==> flow/design.v <==
`timescale 1ns / 1ps
module sensory_neuron( clk, rst, d, th, start, y);
	input clk, rst, start;
	input [6:0] d, th;
	output reg y;
	reg [1:0] state, nextstate;
	reg [6:0] dReg, dNext;
	reg yHold;
	always@(posedge clk)
		if (rst)
		begin
			state <= 2'b00;
			dReg <= 7'b0;
			yHold <= 1'b0;
		end
		else
		begin
			state <= nextstate;
			dReg <= dNext;
			yHold <= y;
		end
	always@(*)
	begin
		dNext = dReg;
		y = yHold;
		case (state)
			2'b00: 
				begin
				dNext = 7'b0;
				nextstate = (start)? 2'b01: 2'b00;
				y = 1'b0;
				end
			2'b01:
				begin 
				dNext = d;
				nextstate = 2'b10;
				y = 1'b0;
				end
			2'b10:
				if( dReg == th)
					nextstate = 2'b11;
				else
					nextstate = 2'b00;
			2'b11:
				begin
				y = 1'b1;
				nextstate = 2'b00;
				end
		endcase
	end
endmodule 
`timescale 1ns / 1ps
module direction_ganglion(clk, rst, distance, start, dir, colrcode, flat);
	input clk, rst, start, dir;
	input [99:0] distance;
	output reg colrcode;
	output reg [6:0] flat;
	localparam [25:0] WAIT_LIMIT = 26'd7;
	reg [3:0] state, nextstate;
	reg [25:0] cnt, cntNext;
	reg [6:0] ascnt, ascntNext, dscnt, dscntNext; 
	reg [99:0] dReg, dRegNext, prevReg, prevRegNext;
	reg colrHold;
	reg [6:0] flatHold;
	always @(posedge clk)
	if (rst)
	begin
		state <= 4'b0000;
		cnt <= 26'b0;
		ascnt <= 7'b0;
		dscnt <= 7'b0;
		dReg <= 100'b0;
		prevReg <= 100'b0;
		colrHold <= 1'b0;
		flatHold <= 7'b0;
	end
	else
	begin
		colrHold <= colrcode;
		flatHold <= flat;
		state <= nextstate;
		cnt <= cntNext;
		ascnt <= ascntNext;
		dscnt <= dscntNext;
		dReg <= dRegNext;
		prevReg <= prevRegNext;
	end
	always @(*)
	begin
		cntNext = cnt;
		ascntNext = ascnt;
		dscntNext = dscnt;
		dRegNext = dReg;
		prevRegNext = prevReg;
		colrcode = colrHold;
		flat = flatHold;
		case(state)
			4'b0000:
			begin
				cntNext = 26'b0;
				ascntNext = 7'b0;
				dscntNext = 7'b0;
				dRegNext = 100'b0;
				prevRegNext = 100'b0;
				nextstate= (start)? 4'b0001:4'b0000; 
			end
			4'b0001:
			begin
				dRegNext = distance;
				nextstate = 4'b0010;
			end
			4'b0010:
			begin
				cntNext = cnt + 1;
				if(cnt < WAIT_LIMIT)
					nextstate = 4'b0010;
				else
					nextstate = 4'b0011;
			end
			4'b0011:
			begin
				prevRegNext = dReg;
				dRegNext = distance;
				cntNext = 26'b0;
				nextstate = 4'b0100;
			end
			4'b0100:
			begin
				if	(prevReg > dReg)
					nextstate = 4'b0101;
				else if (prevReg < dReg)
					nextstate = 4'b0110;
				else
					nextstate = 4'b0010;
			end
			4'b0101:
			begin
				dscntNext = dscnt + 1;
				nextstate = (start)? 4'b0010:4'b0111;
			end
			4'b0110:
			begin
				ascntNext = ascnt + 1;
				nextstate = (start)? 4'b0010:4'b0111;
			end
			4'b0111:
				nextstate = (dir)? 4'b1000:4'b1001;
			4'b1000:
			begin
				flat = ascnt;
				colrcode = 1'b1;
				nextstate = 4'b0000;
			end
			4'b1001:
			begin
				flat = dscnt;
				colrcode = 1'b0;
				nextstate = 4'b0000;
			end
			default: 
			begin
				nextstate = 4'b0000;
				cntNext = 26'b0;
				ascntNext = 7'b0;
				dscntNext = 7'b0;
				dRegNext = 100'b0;
				prevRegNext = 100'b0;
				flat = 7'b0;
				colrcode = 1'b0;
			end
		endcase
	end
endmodule
`timescale 1ns / 1ps
module inter_neuron(clk, rst, flat, th, mode, shape_code, wAddr, wE);
	input clk, rst, mode;
	input [6:0] th, flat;
	output reg wE;
	output reg [11:0] shape_code;
	output reg [4:0] wAddr;
	reg [4:0] state, nextstate, wAddrNext;
	reg [6:0] fReg, fRegNext;
	reg [11:0] shape_codeNext;
	reg wEHold;
	always @(posedge clk)
	if (rst)
	begin
		state <= 5'b00000;
		fReg <= 7'b0;
		wAddr <= 5'b0;
		shape_code <= 12'b0;
		wEHold <= 1'b0;
	end
	else
	begin
		wEHold <= wE;
		state <= nextstate;
		fReg <= fRegNext;
		wAddr <= wAddrNext;
		shape_code <= shape_codeNext;
	end
	always @(*)
	begin
		fRegNext = fReg;
		wAddrNext = wAddr;
		shape_codeNext = shape_code;
		wE = wEHold;
		case(state)
		5'b00000:
		begin
			fRegNext = 7'b0;
			nextstate = (mode)? 5'b00000:5'b00001;
			wE = 1'b0;
		end
		5'b00001:
		begin
			fRegNext = flat;
			nextstate = 5'b00010;
			wE = 1'b0;
		end
		5'b00010:
			if (fReg == th)
				nextstate = 5'b00011;
			else
				nextstate = 5'b00000;
		5'b00011:
			case(th)
				7'b1100100: nextstate = 5'b00100;
				7'b1011111: nextstate = 5'b00101;
				7'b1011010: nextstate = 5'b00110;
				7'b1010101: nextstate = 5'b00111;
				7'b1010000: nextstate = 5'b01000;
				7'b1001011: nextstate = 5'b01001;
				7'b1000110: nextstate = 5'b01010;
				7'b1000001: nextstate = 5'b01011;
				7'b0111100: nextstate = 5'b01100;
				7'b0110111: nextstate = 5'b01101;
				7'b0110010: nextstate = 5'b01110;
				7'b0101101: nextstate = 5'b01111;
				7'b0101000: nextstate = 5'b10000;
				7'b0100011: nextstate = 5'b10001;
				7'b0011110: nextstate = 5'b10010;
				7'b0011001: nextstate = 5'b10011;
				7'b0010100: nextstate = 5'b10100;
				7'b0001111: nextstate = 5'b10101;
				7'b0001010: nextstate = 5'b10110;
				7'b0000101: nextstate = 5'b10111;
				default: nextstate = 5'b00011;
			endcase
		5'b00100:
		begin
			shape_codeNext = {fReg, 5'b00000};
			wAddrNext = 5'b00000;
			wE = 1'b1;
			nextstate = 5'b00011;
		end
		5'b00101:
		begin
			shape_codeNext = {fReg, 5'b00001};
			wAddrNext = 5'b00001;
			wE = 1'b1;
			nextstate = 5'b00011;
		end
		5'b00110:
		begin
			shape_codeNext = {fReg, 5'b00010};
			wAddrNext = 5'b00010;
			wE = 1'b1;
			nextstate = 5'b00011;
		end
		5'b00111:
		begin
			shape_codeNext = {fReg, 5'b00011};
			wAddrNext = 5'b00011;
			wE = 1'b1;
			nextstate = 5'b00011;
		end
		5'b01000:
		begin
			shape_codeNext = {fReg, 5'b00100};
			wAddrNext = 5'b00100;
			wE = 1'b1;
			nextstate = 5'b00011;
		end
		5'b01001:
		begin
			shape_codeNext = {fReg, 5'b00101};
			wAddrNext = 5'b00101;
			wE = 1'b1;
			nextstate = 5'b00011;
		end
		5'b01010:
		begin
			shape_codeNext = {fReg, 5'b00110};
			wAddrNext = 5'b00110;
			wE = 1'b1;
			nextstate = 5'b00011;
		end
		5'b01011:
		begin
			shape_codeNext = {fReg, 5'b00111};
			wAddrNext = 5'b00111;
			wE = 1'b1;
			nextstate = 5'b00011;
		end
		5'b01100:
		begin
			shape_codeNext = {fReg, 5'b01000};
			wAddrNext = 5'b01000;
			wE = 1'b1;
			nextstate = 5'b00011;
		end
		5'b01101:
		begin
			shape_codeNext = {fReg, 5'b01001};
			wAddrNext = 5'b01001;
			wE = 1'b1;
			nextstate = 5'b00011;
		end
		5'b01110:
		begin
			shape_codeNext = {fReg, 5'b01010};
			wAddrNext = 5'b01010;
			wE = 1'b1;
			nextstate = 5'b00011;
		end
		5'b01111:
		begin
			shape_codeNext = {fReg, 5'b01011};
			wAddrNext = 5'b01011;
			wE = 1'b1;
			nextstate = 5'b00011;
		end
		5'b10000:
		begin
			shape_codeNext = {fReg, 5'b01100};
			wAddrNext = 5'b01100;
			wE = 1'b1;
			nextstate = 5'b00011;
		end
		5'b10001:
		begin
			shape_codeNext = {fReg, 5'b01101};
			wAddrNext = 5'b01101;
			wE = 1'b1;
			nextstate = 5'b00011;
		end
		5'b10010:
		begin
			shape_codeNext = {fReg, 5'b01110};
			wAddrNext = 5'b01110;
			wE = 1'b1;
			nextstate = 5'b00011;
		end
		5'b10011:
		begin
			shape_codeNext = {fReg, 5'b01111};
			wAddrNext = 5'b01111;
			wE = 1'b1;
			nextstate = 5'b00011;
		end
		5'b10100:
		begin
			shape_codeNext = {fReg, 5'b10000};
			wAddrNext = 5'b10000;
			wE = 1'b1;
			nextstate = 5'b00011;
		end
		5'b10101:
		begin
			shape_codeNext = {fReg, 5'b10001};
			wAddrNext = 5'b10001;
			wE = 1'b1;
			nextstate = 5'b00011;
		end
		5'b10110:
		begin
			shape_codeNext = {fReg, 5'b10010};
			wAddrNext = 5'b10010;
			wE = 1'b1;
			nextstate = 5'b00011;
		end
		5'b10111:
		begin
			shape_codeNext = {fReg, 5'b10011};
			wAddrNext = 5'b10011;
			wE = 1'b1;
			nextstate = 5'b00011;
		end
		default: 
		begin
			nextstate = 5'b00000;
			shape_codeNext = shape_code;
			wAddrNext = wAddr;
			wE = 1'b0;
			fRegNext = fReg;
		end
	endcase
	end
endmodule
`timescale 1ns / 1ps
module memory_neuron(clk, rst, WE1, WE2, WE3, WE4, WE5, 
							WE6, WE7, WE8, WE9, WE10, WE11, 
							WE12, WE13, WE14, WE15, WE16, WE17, 
							WE18, WE19, WE20, wAddr1, wAddr2, wAddr3, 
							wAddr4, wAddr5, wAddr6, wAddr7, wAddr8, 
							wAddr9, wAddr10, wAddr11, wAddr12, wAddr13, 
							wAddr14, wAddr15, wAddr16, wAddr17, wAddr18, 
							wAddr19, wAddr20, wData1, wData2, wData3, wData4, 
							wData5, wData6, wData7, wData8, wData9, wData10, 
							wData11, wData12, wData13, wData14, wData15, wData16, 
							wData17, wData18, wData19, wData20, rAddr1, rAddr2, 
							rData1, rData2);
	input clk, rst, WE1, WE2, WE3, WE4, WE5, 
			WE6, WE7, WE8, WE9, WE10, WE11, 
			WE12, WE13, WE14, WE15, WE16, WE17, 
			WE18, WE19, WE20;
	input [4:0] wAddr1, wAddr2, wAddr3, wAddr4, wAddr5, 
					wAddr6, wAddr7, wAddr8, wAddr9, wAddr10, 
					wAddr11, wAddr12, wAddr13, wAddr14, wAddr15, 
					wAddr16, wAddr17, wAddr18, wAddr19, wAddr20, 
					rAddr1, rAddr2;
	input [11:0] wData1, wData2, wData3, wData4, wData5, wData6, 
					 wData7, wData8, wData9, wData10, wData11, wData12, 
					 wData13, wData14, wData15, wData16, wData17, wData18, 
					 wData19, wData20;
	output [11:0] rData1, rData2;
	reg [11:0] mem[31:0];
	integer i;
	always@(posedge clk)
		if(rst)
			for (i = 0; i < 32; i = i + 1)
				mem[i] <= 12'b0;
		else if(WE1)
			mem[wAddr1] <= wData1;
		else if(WE2)
			mem[wAddr2] <= wData2;
		else if(WE3)
			mem[wAddr3] <= wData3;
		else if(WE4)
			mem[wAddr4] <= wData4;
		else if(WE5)
			mem[wAddr5] <= wData5;
		else if(WE6)
			mem[wAddr6] <= wData6;
		else if(WE7)
			mem[wAddr7] <= wData7;
		else if(WE8)
			mem[wAddr8] <= wData8;
		else if(WE9)
			mem[wAddr9] <= wData9;
		else if(WE10)
			mem[wAddr10] <= wData10;
		else if(WE11)
			mem[wAddr11] <= wData11;
		else if(WE12)
			mem[wAddr12] <= wData12;
		else if(WE13)
			mem[wAddr13] <= wData13;
		else if(WE14)
			mem[wAddr14] <= wData14;
		else if(WE15)
			mem[wAddr15] <= wData15;
		else if(WE16)
			mem[wAddr16] <= wData16;
		else if(WE17)
			mem[wAddr17] <= wData17;
		else if(WE18)
			mem[wAddr18] <= wData18;
		else if(WE19)
			mem[wAddr19] <= wData19;
		else if(WE20)
			mem[wAddr20] <= wData20;
		else 
			mem[wAddr20 + 1] <= wData1;
	assign rData1 = mem[rAddr1];
	assign rData2 = mem[rAddr2];
endmodule
`timescale 1ns / 1ps
module intelligent_stimuli_comparison_unit(clk, rst, E, asc, dsc, mode, read1, read2, colr1, colr2, colr, oe, dot_m, r_Addr1, r_Addr2);
	input clk, rst, E, mode, colr1, colr2;
	input [6:0] asc, dsc;
	input [11:0] read1, read2;
	output reg colr, oe;
	output reg [4:0] dot_m, r_Addr1, r_Addr2;
	reg [4:0] state, nextstate,  r_Addr1Next,  r_Addr2Next;
	reg [7:0] ascReg, ascRegNext, dscReg, dscRegNext, 
				 remReg1, remReg1Next, remReg2, remReg2Next;
	reg [27:0] cnt, cntNext;
	reg colrHold, oeHold;
	reg [4:0] dot_mHold;
	localparam [27:0] HOLD_LIMIT = 28'd5;
	always @(posedge clk)
	if (rst)
	begin
		state <= 5'b00000;
		ascReg <= 8'b0;
		dscReg <= 8'b0;
		remReg1 <= 8'b0;
		remReg2 <= 8'b0;
		cnt <= 28'b0;
		r_Addr1 <= 5'b0;
		r_Addr2 <= 5'b0;
		colrHold <= 1'b0;
		oeHold <= 1'b0;
		dot_mHold <= 5'b0;
	end
	else
	begin
		colrHold <= colr;
		oeHold <= oe;
		dot_mHold <= dot_m;
		state <= nextstate;
		ascReg <= ascRegNext;
		dscReg <= dscRegNext;
		remReg1 <= remReg1Next;
		remReg2 <= remReg2Next;
		cnt <= cntNext;
		r_Addr1 <= r_Addr1Next;
		r_Addr2 <= r_Addr2Next;
	end
	always @(*)
	begin
		nextstate = state;
		ascRegNext = ascReg;
		dscRegNext = dscReg;
		remReg1Next = remReg1;
		remReg2Next = remReg2;
		cntNext = cnt;
		r_Addr1Next = r_Addr1;
		r_Addr2Next = r_Addr2;
		colr = colrHold;
		oe = oeHold;
		dot_m = dot_mHold;
		case(state)
			5'b00000:
			begin
				ascRegNext = 8'b0;
				dscRegNext = 8'b0;
				cntNext = 28'b0;
				remReg1Next = 8'b0;
				remReg2Next = 8'b0;
				nextstate = (mode)? 5'b00001: 5'b00000;
			end
			5'b00001:
			begin
				ascRegNext = {1'b0, asc[6:0]};  
				dscRegNext = {1'b0, dsc[6:0]};
				nextstate = (E)? 5'b00010:5'b00011;
			end
			5'b00010:
			begin
				r_Addr1Next = 5'b0;
				r_Addr2Next = 5'b0;
				nextstate = 5'b00100;
			end
			5'b00011:
			begin
				r_Addr1Next = 5'b10100;
				r_Addr2Next = 5'b10100;
				nextstate = 5'b10001;
			end
			5'b00100:
			begin
				remReg1Next = ascReg - {1'b0, read1[11:5]};
				remReg2Next = dscReg - {1'b0, read2[11:5]};
				if ( !(r_Addr1 < 5'b10100) && !(r_Addr2 < 5'b10100))
					nextstate = 5'b00000;
				else if ( !(r_Addr1 < 5'b10100) && (r_Addr2 < 5'b10100))
					nextstate = 5'b01011;
				else if (r_Addr1 < 5'b10100)
					nextstate = 5'b00101;
				else
				 nextstate = 5'b00100;
			end
			5'b00101:
			if (remReg1[7] == 1)
				nextstate = 5'b00110;
			else if (remReg1 == 8'b00000000)
				nextstate = 5'b01000;
			else if (remReg1 > 8'b00000000)
				nextstate = 5'b01001;
			else
				nextstate = 5'b00101;
			5'b00110:
			begin
				r_Addr1Next = r_Addr1 + 1;
				nextstate = 5'b00111;
			end
			5'b00111:
			if (r_Addr1 < 5'b10100)
				nextstate = 5'b00101;
			else if (!(r_Addr1 < 5'b10100))
				nextstate = 5'b01011;
			else
				nextstate = 5'b00111;
			5'b01000:
			begin
				colr = colr1;
				dot_m = read1[4:0];
				cntNext = cnt + 1;
				oe = 1'b1;
				if (cnt < HOLD_LIMIT)
					nextstate = 5'b01000;
				else if (!(cnt < HOLD_LIMIT))
					nextstate = 5'b01010;
			end
			5'b01001:
			begin
				ascRegNext = remReg1;
				nextstate = 5'b00010;
			end
			5'b01010:
			begin
				oe = 1'b0;
				cntNext = 28'b0;
				if (r_Addr1 < 5'b10100)
					nextstate = 5'b00101;
				else if (!(r_Addr1 < 5'b10100))
					nextstate = 5'b01011;
				else 
					nextstate = 5'b01010;
			end
			5'b01011:
			if (remReg2[7] == 1)
				nextstate = 5'b01100;
			else if (remReg2 == 8'b00000000)
				nextstate = 5'b01110;
			else if (remReg2 > 8'b00000000)
				nextstate = 5'b01111;
			else
				nextstate = 5'b01011;
			5'b01100:
			begin
				r_Addr2Next = r_Addr2 + 1;
				nextstate = 5'b01101;
			end
			5'b01101:
			if (r_Addr2 < 5'b10100)
				nextstate = 5'b01011;
			else if (!(r_Addr2 < 5'b10100))
				nextstate = 5'b00000;
			else
				nextstate = 5'b01101;
			5'b01110:
			begin
				colr = colr2;
				dot_m = read2[4:0];
				cntNext = cnt + 1;
				oe = 1'b1;
				if (cnt < HOLD_LIMIT)
					nextstate = 5'b01110;
				else if (!(cnt < HOLD_LIMIT))
					nextstate = 5'b10000;
				else
					nextstate = 5'b01110;
			end
			5'b01111:
			begin
				dscRegNext = remReg2;
				r_Addr2Next = 5'b00000;
				nextstate = 5'b00100;
			end
			5'b10000:
			begin
				oe = 1'b0;
				cntNext = 28'b0;
				if (r_Addr2 < 5'b10100)
					nextstate = 5'b01011;
				else if (!(r_Addr2 < 5'b10100))
					nextstate = 5'b00000;
				else
					nextstate = 5'b10000;
			end
			5'b10001:
			begin
				remReg1Next = ascReg - {1'b0, read1[11:5]};
				remReg2Next = dscReg - {1'b0, read2[11:5]};
				cntNext = 28'b0;
				oe = 1'b0;
				if ((r_Addr1 == 5'b00000) && (r_Addr2 == 5'b00000))
					nextstate = 5'b00000;
				else if ((r_Addr1 == 5'b00000) && !(r_Addr2 == 5'b00000))
					nextstate = 5'b10110;
				else if ( !(r_Addr1 == 5'b00000))
					nextstate = 5'b10010;
				else
					nextstate = 5'b10001;
			end
			5'b10010:
			if (remReg1[7] > 8'b00000000)
				nextstate = 5'b10100;
			else if (remReg1 == 8'b00000000)
				nextstate = 5'b10011;
			else
				nextstate = 5'b10010;
			5'b10011:
			begin
				colr = colr1;
				dot_m = read1[4:0];
				oe = 1'b1;
				cntNext = cnt + 1;
				if (cnt < HOLD_LIMIT)
					nextstate = 5'b10011;
				else if (!(cnt < HOLD_LIMIT))
					nextstate = 5'b10110;
				else
					nextstate = 5'b10011;
			end
			5'b10100:
			begin
				colr = colr1;
				dot_m = read1[4:0];
				oe = 1'b1;
				r_Addr1Next = r_Addr1 - 1;
				ascRegNext = remReg1;
				nextstate = 5'b10101;
			end
			5'b10101:
			begin
				cntNext = cnt + 1;
				if (cnt < HOLD_LIMIT)
					nextstate = 5'b10101;
				else if ( !(cnt < HOLD_LIMIT) && r_Addr1 != 8'b00000000)
					nextstate = 5'b10001;
				else if ( cnt < HOLD_LIMIT && r_Addr1 == 8'b00000000)
					nextstate = 5'b10110;
			end
			5'b10110:
			begin
				cntNext = 28'b0;
				oe = 1'b0;
				if (remReg2 == 8'b00000000)
					nextstate = 5'b11000;
				else if (remReg2 > 8'b00000000)
					nextstate = 5'b10111;
				else 
					nextstate = 5'b10110;
			end
			5'b10111:
			begin
				colr = colr2;
				dot_m = read2[4:0];
				oe = 1'b1;
				r_Addr2Next = r_Addr2 - 1;
				dscRegNext = remReg2;
				nextstate = 5'b10101;
			end
			5'b11000:
			begin
				colr = colr2;
				dot_m = read2[4:0];
				oe = 1'b1;
				cntNext = cnt + 1;
				if (cnt < HOLD_LIMIT)
					nextstate = 5'b11000;
				else if (!(cnt < HOLD_LIMIT))
					nextstate = 5'b00000;
				else
					nextstate = 5'b11000;
			end
			5'b11001:
			begin
				cntNext = cnt + 1;
				if (cnt < HOLD_LIMIT)
					nextstate = 5'b11001;
				else if ( !(cnt < HOLD_LIMIT) && r_Addr2 == 8'b00000000)
					nextstate = 5'b00000;
				else if ( !(cnt < HOLD_LIMIT) && r_Addr2 != 8'b00000000)
					nextstate = 5'b10110;
				else
					nextstate = 5'b11001;
			end
			default:
			begin
				ascRegNext = 8'b0;
				dscRegNext = 8'b0;
				cntNext = 28'b0;
				remReg1Next = 8'b0;
				remReg2Next = 8'b0;
				r_Addr1Next = 5'b0;
				r_Addr2Next = 5'b0;
				colr = 1'b0;
				dot_m = 5'b0;
				oe = 1'b0;
			end
		endcase
	end
endmodule
`timescale 1ns / 1ps
module brain_m(clk, rst, distance, mode, start, E, color, OE, shape);
	input clk, rst, mode, start, E;
	input [6:0] distance;
	output color, OE;
	output [4:0] shape;
	wire [99:0] W1;
	wire W2, W3, W8, W13, W14, 
		  W15, W16, W17, W18, W19, 
		  W20, W21, W22, W23, W24, 
		  W25, W26, W27, W28, W29, 
		  W30, W31;
	wire [6:0] W4, W5;
	wire [11:0] W6, W51, W52, W53, 
					W54, W55, W56, W57, 
					W58, W59, W60, W61, 
					W62, W63, W64, W65, 
					W66, W67, W68, W69, 
					W11, W12;
	wire [4:0] W7, W32, W33, W34, W35, 
				  W36, W37, W38, W39, W40, 
				  W41, W42, W43, W44, W45, 
				  W46, W47, W48, W49, W50, 
				  W9, W10;
	sensory_neuron s1(clk, rst, distance, 7'b0000010, start, W1[0]);
	sensory_neuron s2(clk, rst, distance, 7'b0000011, start, W1[1]);
	sensory_neuron s3(clk, rst, distance, 7'b0000100, start, W1[2]);
	sensory_neuron s4(clk, rst, distance, 7'b0000101, start, W1[3]);
	sensory_neuron s5(clk, rst, distance, 7'b0000110, start, W1[4]);
	sensory_neuron s6(clk, rst, distance, 7'b0000111, start, W1[5]);
	sensory_neuron s7(clk, rst, distance, 7'b0001000, start, W1[6]);
	sensory_neuron s8(clk, rst, distance, 7'b0001001, start, W1[7]);
	sensory_neuron s9(clk, rst, distance, 7'b0001010, start, W1[8]);
	sensory_neuron s10(clk, rst, distance, 7'b0001011, start, W1[9]);
	sensory_neuron s11(clk, rst, distance, 7'b0001100, start, W1[10]);
	sensory_neuron s12(clk, rst, distance, 7'b0001101, start, W1[11]);
	sensory_neuron s13(clk, rst, distance, 7'b0001110, start, W1[12]);
	sensory_neuron s14(clk, rst, distance, 7'b0001111, start, W1[13]);
	sensory_neuron s15(clk, rst, distance, 7'b0010000, start, W1[14]);
	sensory_neuron s16(clk, rst, distance, 7'b0010001, start, W1[15]);
	sensory_neuron s17(clk, rst, distance, 7'b0010010, start, W1[16]);
	sensory_neuron s18(clk, rst, distance, 7'b0010011, start, W1[17]);
	sensory_neuron s19(clk, rst, distance, 7'b0010100, start, W1[18]);
	sensory_neuron s20(clk, rst, distance, 7'b0010101, start, W1[19]);
	sensory_neuron s21(clk, rst, distance, 7'b0010110, start, W1[20]);
	sensory_neuron s22(clk, rst, distance, 7'b0010111, start, W1[21]);
	sensory_neuron s23(clk, rst, distance, 7'b0011000, start, W1[22]);
	sensory_neuron s24(clk, rst, distance, 7'b0011001, start, W1[23]);
	sensory_neuron s25(clk, rst, distance, 7'b0011010, start, W1[24]);
	sensory_neuron s26(clk, rst, distance, 7'b0011011, start, W1[25]);
	sensory_neuron s27(clk, rst, distance, 7'b0011100, start, W1[26]);
	sensory_neuron s28(clk, rst, distance, 7'b0011101, start, W1[27]);
	sensory_neuron s29(clk, rst, distance, 7'b0011110, start, W1[28]);
	sensory_neuron s30(clk, rst, distance, 7'b0011111, start, W1[29]);
	sensory_neuron s31(clk, rst, distance, 7'b0100000, start, W1[30]);
	sensory_neuron s32(clk, rst, distance, 7'b0100001, start, W1[31]);
	sensory_neuron s33(clk, rst, distance, 7'b0100010, start, W1[32]);
	sensory_neuron s34(clk, rst, distance, 7'b0100011, start, W1[33]);
	sensory_neuron s35(clk, rst, distance, 7'b0100100, start, W1[34]);
	sensory_neuron s36(clk, rst, distance, 7'b0100101, start, W1[35]);
	sensory_neuron s37(clk, rst, distance, 7'b0100110, start, W1[36]);
	sensory_neuron s38(clk, rst, distance, 7'b0100111, start, W1[37]);
	sensory_neuron s39(clk, rst, distance, 7'b0101000, start, W1[38]);
	sensory_neuron s40(clk, rst, distance, 7'b0101001, start, W1[39]);
	sensory_neuron s41(clk, rst, distance, 7'b0101010, start, W1[40]);
	sensory_neuron s42(clk, rst, distance, 7'b0101011, start, W1[41]);
	sensory_neuron s43(clk, rst, distance, 7'b0101100, start, W1[42]);
	sensory_neuron s44(clk, rst, distance, 7'b0101101, start, W1[43]);
	sensory_neuron s45(clk, rst, distance, 7'b0101110, start, W1[44]);
	sensory_neuron s46(clk, rst, distance, 7'b0101111, start, W1[45]);
	sensory_neuron s47(clk, rst, distance, 7'b0110000, start, W1[46]);
	sensory_neuron s48(clk, rst, distance, 7'b0110001, start, W1[47]);
	sensory_neuron s49(clk, rst, distance, 7'b0110010, start, W1[48]);
	sensory_neuron s50(clk, rst, distance, 7'b0110011, start, W1[49]);
	sensory_neuron s51(clk, rst, distance, 7'b0110100, start, W1[50]);
	sensory_neuron s52(clk, rst, distance, 7'b0110101, start, W1[51]);
	sensory_neuron s53(clk, rst, distance, 7'b0110110, start, W1[52]);
	sensory_neuron s54(clk, rst, distance, 7'b0110111, start, W1[53]);
	sensory_neuron s55(clk, rst, distance, 7'b0111000, start, W1[54]);
	sensory_neuron s56(clk, rst, distance, 7'b0111001, start, W1[55]);
	sensory_neuron s57(clk, rst, distance, 7'b0111010, start, W1[56]);
	sensory_neuron s58(clk, rst, distance, 7'b0111011, start, W1[57]);
	sensory_neuron s59(clk, rst, distance, 7'b0111100, start, W1[58]);
	sensory_neuron s60(clk, rst, distance, 7'b0111101, start, W1[59]);
	sensory_neuron s61(clk, rst, distance, 7'b0111110, start, W1[60]);
	sensory_neuron s62(clk, rst, distance, 7'b0111111, start, W1[61]);
	sensory_neuron s63(clk, rst, distance, 7'b1000000, start, W1[62]);
	sensory_neuron s64(clk, rst, distance, 7'b1000001, start, W1[63]);
	sensory_neuron s65(clk, rst, distance, 7'b1000010, start, W1[64]);
	sensory_neuron s66(clk, rst, distance, 7'b1000011, start, W1[65]);
	sensory_neuron s67(clk, rst, distance, 7'b1000100, start, W1[66]);
	sensory_neuron s68(clk, rst, distance, 7'b1000101, start, W1[67]);
	sensory_neuron s69(clk, rst, distance, 7'b1000110, start, W1[68]);
	sensory_neuron s70(clk, rst, distance, 7'b1000111, start, W1[69]);
	sensory_neuron s71(clk, rst, distance, 7'b1001000, start, W1[70]);
	sensory_neuron s72(clk, rst, distance, 7'b1001001, start, W1[71]);
	sensory_neuron s73(clk, rst, distance, 7'b1001010, start, W1[72]);
	sensory_neuron s74(clk, rst, distance, 7'b1001011, start, W1[73]);
	sensory_neuron s75(clk, rst, distance, 7'b1001100, start, W1[74]);
	sensory_neuron s76(clk, rst, distance, 7'b1001101, start, W1[75]);
	sensory_neuron s77(clk, rst, distance, 7'b1001110, start, W1[76]);
	sensory_neuron s78(clk, rst, distance, 7'b1001111, start, W1[77]);
	sensory_neuron s79(clk, rst, distance, 7'b1010000, start, W1[78]);
	sensory_neuron s80(clk, rst, distance, 7'b1010001, start, W1[79]);
	sensory_neuron s81(clk, rst, distance, 7'b1010010, start, W1[80]);
	sensory_neuron s82(clk, rst, distance, 7'b1010011, start, W1[81]);
	sensory_neuron s83(clk, rst, distance, 7'b1010100, start, W1[82]);
	sensory_neuron s84(clk, rst, distance, 7'b1010101, start, W1[83]);
	sensory_neuron s85(clk, rst, distance, 7'b1010110, start, W1[84]);
	sensory_neuron s86(clk, rst, distance, 7'b1010111, start, W1[85]);
	sensory_neuron s87(clk, rst, distance, 7'b1011000, start, W1[86]);
	sensory_neuron s88(clk, rst, distance, 7'b1011001, start, W1[87]);
	sensory_neuron s89(clk, rst, distance, 7'b1011010, start, W1[88]);
	sensory_neuron s90(clk, rst, distance, 7'b1011011, start, W1[89]);
	sensory_neuron s91(clk, rst, distance, 7'b1011100, start, W1[90]);
	sensory_neuron s92(clk, rst, distance, 7'b1011101, start, W1[91]);
	sensory_neuron s93(clk, rst, distance, 7'b1011110, start, W1[92]);
	sensory_neuron s94(clk, rst, distance, 7'b1011111, start, W1[93]);
	sensory_neuron s95(clk, rst, distance, 7'b1100000, start, W1[94]);
	sensory_neuron s96(clk, rst, distance, 7'b1100001, start, W1[95]);
	sensory_neuron s97(clk, rst, distance, 7'b1100010, start, W1[96]);
	sensory_neuron s98(clk, rst, distance, 7'b1100011, start, W1[97]);
	sensory_neuron s99(clk, rst, distance, 7'b1100100, start, W1[98]);
	sensory_neuron s100(clk, rst, distance, 7'b1100101, start, W1[99]);
	direction_ganglion d1(clk, rst, W1, start, 1'b1, W2, W4);
	direction_ganglion d2(clk, rst, W1, start, 1'b0, W3, W5);
	inter_neuron in1(clk, rst, W5, 7'b1100100, mode, W6, W7, W8);
	inter_neuron in2(clk, rst, W5, 7'b1011111, mode, W51, W32, W13);
	inter_neuron in3(clk, rst, W5, 7'b1011010, mode, W52, W33, W14);
	inter_neuron in4(clk, rst, W5, 7'b1010101, mode, W53, W34, W15);
	inter_neuron in5(clk, rst, W5, 7'b1010000, mode, W54, W35, W16);
	inter_neuron in6(clk, rst, W5, 7'b1001011, mode, W55, W36, W17);
	inter_neuron in7(clk, rst, W5, 7'b1000110, mode, W56, W37, W18);
	inter_neuron in8(clk, rst, W5, 7'b1000001, mode, W57, W38, W19);
	inter_neuron in9(clk, rst, W5, 7'b0111100, mode, W58, W39, W20);
	inter_neuron in10(clk, rst, W5, 7'b0110111, mode, W59, W40, W21);
	inter_neuron in11(clk, rst, W5, 7'b0110010, mode, W60, W41, W22);
	inter_neuron in12(clk, rst, W5, 7'b0101101, mode, W61, W42, W23);
	inter_neuron in13(clk, rst, W5, 7'b0101000, mode, W62, W43, W24);
	inter_neuron in14(clk, rst, W5, 7'b0100011, mode, W63, W44, W25);
	inter_neuron in15(clk, rst, W5, 7'b0011110, mode, W64, W45, W26);
	inter_neuron in16(clk, rst, W5, 7'b0011001, mode, W65, W46, W27);
	inter_neuron in17(clk, rst, W5, 7'b0010100, mode, W66, W47, W28);
	inter_neuron in18(clk, rst, W5, 7'b0001111, mode, W67, W48, W29);
	inter_neuron in19(clk, rst, W5, 7'b0001010, mode, W68, W49, W30);
	inter_neuron in20(clk, rst, W5, 7'b0000101, mode, W69, W50, W31);
	memory_neuron m(clk, rst, W8, W13, W14, W15, W16, W17, W18, W19, 
						W20, W21, W22, W23, W24, W25, W26, W27, W28, 
						W29, W30, W31, W7, W32, W33, W34, W35, W36, 
						W37, W38, W39, W40, W41, W42, W43, W44, W45, 
						W46, W47, W48, W49, W50, W6, W51, W52, W53, 
						W54, W55, W56, W57, W58, W59, W60, W61, W62, 
						W63, W64, W65, W66, W67, W68, W69, W9, W10, 
						W11, W12);
	intelligent_stimuli_comparison_unit iscu(clk, rst, E, W4, W5, mode, W11, W12, W2, W3, color, OE, shape, W9, W10);
endmodule
* Tool chain data of brain_m *
Tool output for the design above before and after an edit, in the order of the flow.
"original" refers to lines of the RTL above, "edited" to lines of the edited file.
"difference" is "edited" less "original", of the values as shown; "rel. change" is that difference over "original", in percent.
Operators carry their Yosys type and port widths (W data, S select, Z words).
Library cell names are shortened.
The mark -- stands for no value.

set-up
  top module = brain_m
  clock = clk
  library = sky130hd
  corner = tt_025C_1v80

* Diff *
Unified diff, file above to edited file.
The edit is scripted: it alters the design's behaviour and was not made to optimise anything.

begin of diff
@@ -64,16 +64,4 @@
 	reg [6:0] flatHold;
 	always @(posedge clk)
-	if (rst)
-	begin
-		state <= 4'b0000;
-		cnt <= 26'b0;
-		ascnt <= 7'b0;
-		dscnt <= 7'b0;
-		dReg <= 100'b0;
-		prevReg <= 100'b0;
-		colrHold <= 1'b0;
-		flatHold <= 7'b0;
-	end
-	else
 	begin
 		colrHold <= colrcode;
end of diff

* Word-level counts *
Source: Yosys, flattened and elaborated, memories not mapped. Widths are those after wreduce. Print and check cells do not count.
Memory sizes are those after Yosys's memory passes, which may raise the word count (mostly to a power of two), join words into wider ones and drop unused or constant bits.

bit counts
  item                         original  edited  difference  rel. change (%)
  output and inout port bits   7         7       0           0.00
  latch bits                   0         0       0           --
  input bits                   12        12      0           0.00
  memory cells                 1         1       0           0.00
  flip-flop bits (word level)  2186      2186    0           0.00
  memory bits (read-only)      0         0       0           --
  elaborated cells             3261      3261    0           0.00
  bits in writable memories    384       384     0           0.00

operators by class
  item                              original  edited  difference  rel. change (%)
  order comparisons                 12        12      0           0.00
  $add $sub $neg                    14        14      0           0.00
  eq/ne operators                   924       924     0           0.00
  multipliers                       0         0       0           --
  shift-type cells                  0         0       0           --
  muxes and demuxes                 1405      1405    0           0.00
  bitwise operators                 0         0       0           --
  divide/modulo/power cells         0         0       0           --
  reductions and logical operators  478       478     0           0.00

operators with widths
  kind                  original  edited  difference  rel. change (%)
  $mux W5               292       292     0           0.00
  $mux W1               282       282     0           0.00
  $mux W12              271       271     0           0.00
  $reduce_or A2 Y1      231       231     0           0.00
  $eq A2 B2 Y1 const B  200       200     0           0.00
  $eq A5 B5 Y1 const B  170       170     0           0.00
  $eq A5 B4 Y1 const B  168       168     0           0.00
  $pmux W7 S2           124       124     0           0.00
  $mux W2               122       122     0           0.00
  $pmux W1 S3           101       101     0           0.00
  $eq A2 B1 Y1 const B  100       100     0           0.00
  $logic_not A2 Y1      100       100     0           0.00
  $pmux W2 S4           100       100     0           0.00
  $eq A5 B3 Y1 const B  84        84      0           0.00
  $eq A7 B7 Y1 const B  46        46      0           0.00
  $eq A5 B2 Y1 const B  42        42      0           0.00
  $eq A7 B6 Y1 const B  38        38      0           0.00
  $logic_not A5 Y1      23        23      0           0.00
  $pmux W1 S2           23        23      0           0.00
  $eq A5 B1 Y1 const B  21        21      0           0.00
  $reduce_or A20 Y1     21        21      0           0.00
  $pmux W12 S20         20        20      0           0.00
  $pmux W5 S20          20        20      0           0.00
  $pmux W5 S5           20        20      0           0.00
  $reduce_bool A2 Y1    20        20      0           0.00
  $reduce_bool A20 Y1   20        20      0           0.00
  $reduce_or A12 Y1     20        20      0           0.00
  $eq A7 B5 Y1 const B  19        19      0           0.00

The list need not be complete.

* Longest topological paths *
Depth = most cells in a row (Yosys ltp): at word level without a register or memory, in the mapped netlist without a sequential cell, where the memories' decode and read muxes count.

depth
  item                           original  edited  difference  rel. change (%)
  depth after elaboration        27        27      0           0.00
  ABC_AREA                       0         0       --          --
  gate-level depth with buffers  18        17      -1          -5.56
  depth with buffers taken out   15        14      -1          -6.67

* Mapped cells and area *
Source: synth_stat.txt of the flow (Yosys; design flattened, memories mapped). It holds for the ABC_AREA given above (unset counts as 0); a run with the other value may have another netlist.

mapped netlist
  item                              original  edited    difference  rel. change (%)
  cells in the netlist              10918     10636     -282        -2.58
  flip-flop cells                   2616      2620      +4          +0.15
  buffers                           907       903       -4          -0.44
  cell area after synthesis (um^2)  106208.1  108679.2  +2471.1     +2.33

cells by type
  cell      original  edited  difference  rel. change (%)
  edfxtp_1  384       864     +480        +125.00
  dfxtp_1   2232      1756    -476        -21.33
  a21oi_1   1467      1094    -373        -25.43
  nor4_1    52        255     +203        +390.38
  a22o_1    151       6       -145        -96.03
  and2_1    152       36      -116        -76.32
  and3_1    29        135     +106        +365.52
  a211oi_1  28        131     +103        +367.86
  a2111o_1  100       0       -100        -100.00
  nor2b_1   261       164     -97         -37.16
  nand2_1   303       399     +96         +31.68
  clkbuf_1  631       720     +89         +14.10
  buf_1     226       154     -72         -31.86
  nor3_1    70        95      +25         +35.71
  a22oi_1   20        45      +25         +125.00
  nand3_1   792       816     +24         +3.03
  a21o_1    80        62      -18         -22.50
  xnor2_1   23        40      +17         +73.91

The list need not be complete.
The figures by module come from a second, unflattened synthesis with its own total; it is not the netlist above.

unflattened totals
  item                                            original  edited    difference  rel. change (%)
  cell total of the unflattened synthesis         15596     14690     -906        -5.81
  area total of the unflattened synthesis (um^2)  142603.0  143780.4  +1177.4     +0.83

Each row is one instance without its submodules.

modules, original
  module                               area (um^2)  cells  times used  sequential area (um^2)
  sensory_neuron                       490.5        55     100         240.2
  inter_neuron                         2011.9       224    20          880.8
  direction_ganglion                   12099.1      1534   2           5165.0
  memory_neuron                        23787.8      1915   1           11531.1
  intelligent_stimuli_comparison_unit  5323.9       631    1           2062.0
  brain_m                              7.5          2      1           0.0

modules, edited
  module                               area (um^2)  cells  times used  sequential area (um^2)
  sensory_neuron                       490.5        55     100         240.2
  inter_neuron                         2011.9       224    20          880.8
  direction_ganglion                   12665.9      1079   2           7447.1
  memory_neuron                        23787.8      1915   1           11531.1
  intelligent_stimuli_comparison_unit  5367.6       635    1           2062.0
  brain_m                              7.5          2      1           0.0

* Worst setup path after synthesis *
Path of least setup slack by OpenSTA after synthesis, without wires, with an ideal clock, recovery checks aside; 20% of the period is set as input and as output delay. Where synthesis merged equal registers, the netlist keeps one of their names.

timing post-synthesis
  item                           original             edited                  difference  rel. change (%)
  path type                      input -> register    register -> register    --          --
  start                          input rst            register d2.state[1]    --          --
  end                            memory m.mem[19][0]  register d2.prevReg[0]  --          --
  setup slack (ns)               5.245                5.017                   -0.228      --
  driving pins on the path       12                   6                       -6          -50.00
  path delay (ns)                2.754                4.982                   +2.228      +80.90
  arrival (ns)                   4.404                4.513                   +0.109      +2.48
  period (ns)                    10.0                 10.0                    0.0         0.00
  input delay (ns)               2.000                --                      --          --
  path buffers                   3                    2                       -1          -33.33
  library setup time (ns)        0.350                0.469                   +0.119      --
  time at the first pin (ns)     2.000                0.000                   -2.000      -100.00
  synthesis period reached (ns)  4.755                4.983                   +0.228      +4.79

"path delay" is the arrival time less input delay plus setup time.
"driving pins on the path" counts driving pins, that of a launching flip-flop among them; a cell with two outputs on the path counts twice.
"synthesis period reached" is the clock period less the worst setup slack; recovery checks do not enter. This is arithmetic on one report: input and output delays are still those of the set period (20% each).
The rows between start and end are the longest chain of elaborated cells between them; the timing report does not say that the signal goes this way. Where chains are equally long, one stands for them.
A line is the first line of the expression or statement that the cell stems from. Yosys adds cells for indexed reads and writes and turns some case tables into memories.
original: Only ways into the end's enable, where the timed path ends, are counted here.

between the ends, post-synthesis, original
  cell sequence = nor2_1 and4_1 nand4_4 or4_1 buf_2 o2111a_1 o21ai_2 a21o_1 buf_6 o2111ai_2 buf_6 nand2_1
  length of the longest elaborated chain = 22
  elaborated cells on any way between the ends = 103
  classes of those cells = mux (83); reduce/logical (20)

RTL lines, path post-synthesis, original
  item                   RTL line  RTL
  start, declared        792       input clk, rst, mode, start, E;
  $mux W1                431       if(rst)
  $reduce_or A12 Y1      --
  $mux W5 (20 in a row)  --
  end, declared          428       reg [11:0] mem[31:0];

edited: Only ways into the end's enable, where the timed path ends, are counted here.

between the ends, post-synthesis, edited
  cell sequence = dfxtp_1 clkbuf_1 clkbuf_1 nor3_1 nor2_1 and2_1
  length of the longest elaborated chain = 2
  elaborated cells on any way between the ends = 9
  classes of those cells = eq/ne (8); reduce/logical (1)

RTL lines, path post-synthesis, edited
  item              RTL line  RTL
  start, declared   59        reg [3:0] state, nextstate;
  start, assigned   69        state <= nextstate;
  $eq A4 B4 Y1      85        case(state)
  $reduce_or A8 Y1  --
  end, assigned     74        prevReg <= prevRegNext;
  end, declared     62        reg [99:0] dReg, dRegNext, prevReg, prevRegNext;

* Timing after layout *
From the final timing report of each run of set A: the path of least setup slack in the routed layout; clock arrival at registers is part of the times.

timing post-layout
  item                        original                   edited                     difference  rel. change (%)
  path type                   register -> output         register -> output         --          --
  start                       register (name not given)  register (name not given)  --          --
  end                         output shape[0]            output shape[3]            --          --
  time at the first pin (ns)  0.82                       0.81                       -0.01       -1.22
  arrival (ns)                4.62                       4.36                       -0.26       -5.63
  driving pins on the path    7                          7                          0           0.00
  path buffers                2                          2                          0           0.00
  period (ns)                 10.0                       10.0                       0.0         0.00
  setup slack (ns)            3.38                       3.64                       +0.26       --

between the ends, post-layout, original
  cell sequence = dfxtp_4 buf_4 mux4_2 mux4_2 mux2i_1 o221ai_1 clkdlybuf4s50_1

RTL lines, path post-layout, original
  item           RTL line  RTL
  end, declared  795       output [4:0] shape;

original: Chain of elaborated cells between the ends: none given.

between the ends, post-layout, edited
  cell sequence = dfxtp_4 buf_4 mux4_2 mux4_2 mux2i_1 o221ai_1 clkdlybuf4s50_1

RTL lines, path post-layout, edited
  item           RTL line  RTL
  end, declared  783       output [4:0] shape;

edited: Chain of elaborated cells between the ends: none given.

* Layout results *
Both versions went through the flow (Yosys, OpenROAD) with the same settings in each pair. Constraints: input delay and output delay 20% of the set period each, output load 0.01 pF.

flow settings, set A
  CORE_UTILIZATION = 40
  PLACE_DENSITY = 0.6
  period_ns = 10.0
  CAP_MARGIN = 20
  CORE_MARGIN = 2
  SLEW_MARGIN = 20

measured results, set A
  item                                       original  edited    difference  rel. change (%)
  smallest setup slack (ns)                  3.383     3.642     +0.259      --
  standard-cell area after layout (um^2)     118659.0  120867.0  +2208.0     +1.86
  total power of the final layout (W)        0.023408  0.028854  +0.005446   +23.27
  die size (um^2)                            269657.0  275882.0  +6225.0     +2.31
  chip area after synthesis (Yosys) (um^2)   106208.1  108679.2  +2471.1     +2.33
  worst hold slack in the final report (ns)  0.419     0.457     +0.038      --

flow settings, set B
  CAP_MARGIN = 20
  CELL_PAD_IN_SITES_GLOBAL_PLACEMENT = 2
  CORE_UTILIZATION = 26
  CTS_CLUSTER_DIAMETER = 54
  HOLD_SLACK_MARGIN = 0.28
  SETUP_SLACK_MARGIN = 1.3
  SLEW_MARGIN = 25
  period_ns = 5.54
  CORE_MARGIN = 2

measured results, set B
  item                                       original  edited    difference  rel. change (%)
  smallest setup slack (ns)                  1.186     1.296     +0.110      --
  standard-cell area after layout (um^2)     125325.0  126968.0  +1643.0     +1.31
  total power of the final layout (W)        0.046771  0.05625   +0.009479   +20.27
  die size (um^2)                            413623.0  423183.0  +9560.0     +2.31
  chip area after synthesis (Yosys) (um^2)   106208.1  108679.2  +2471.1     +2.33
  worst hold slack in the final report (ns)  0.423     0.436     +0.013      --

"total power of the final layout" is the tool's figure for a default switching activity; nothing was simulated.
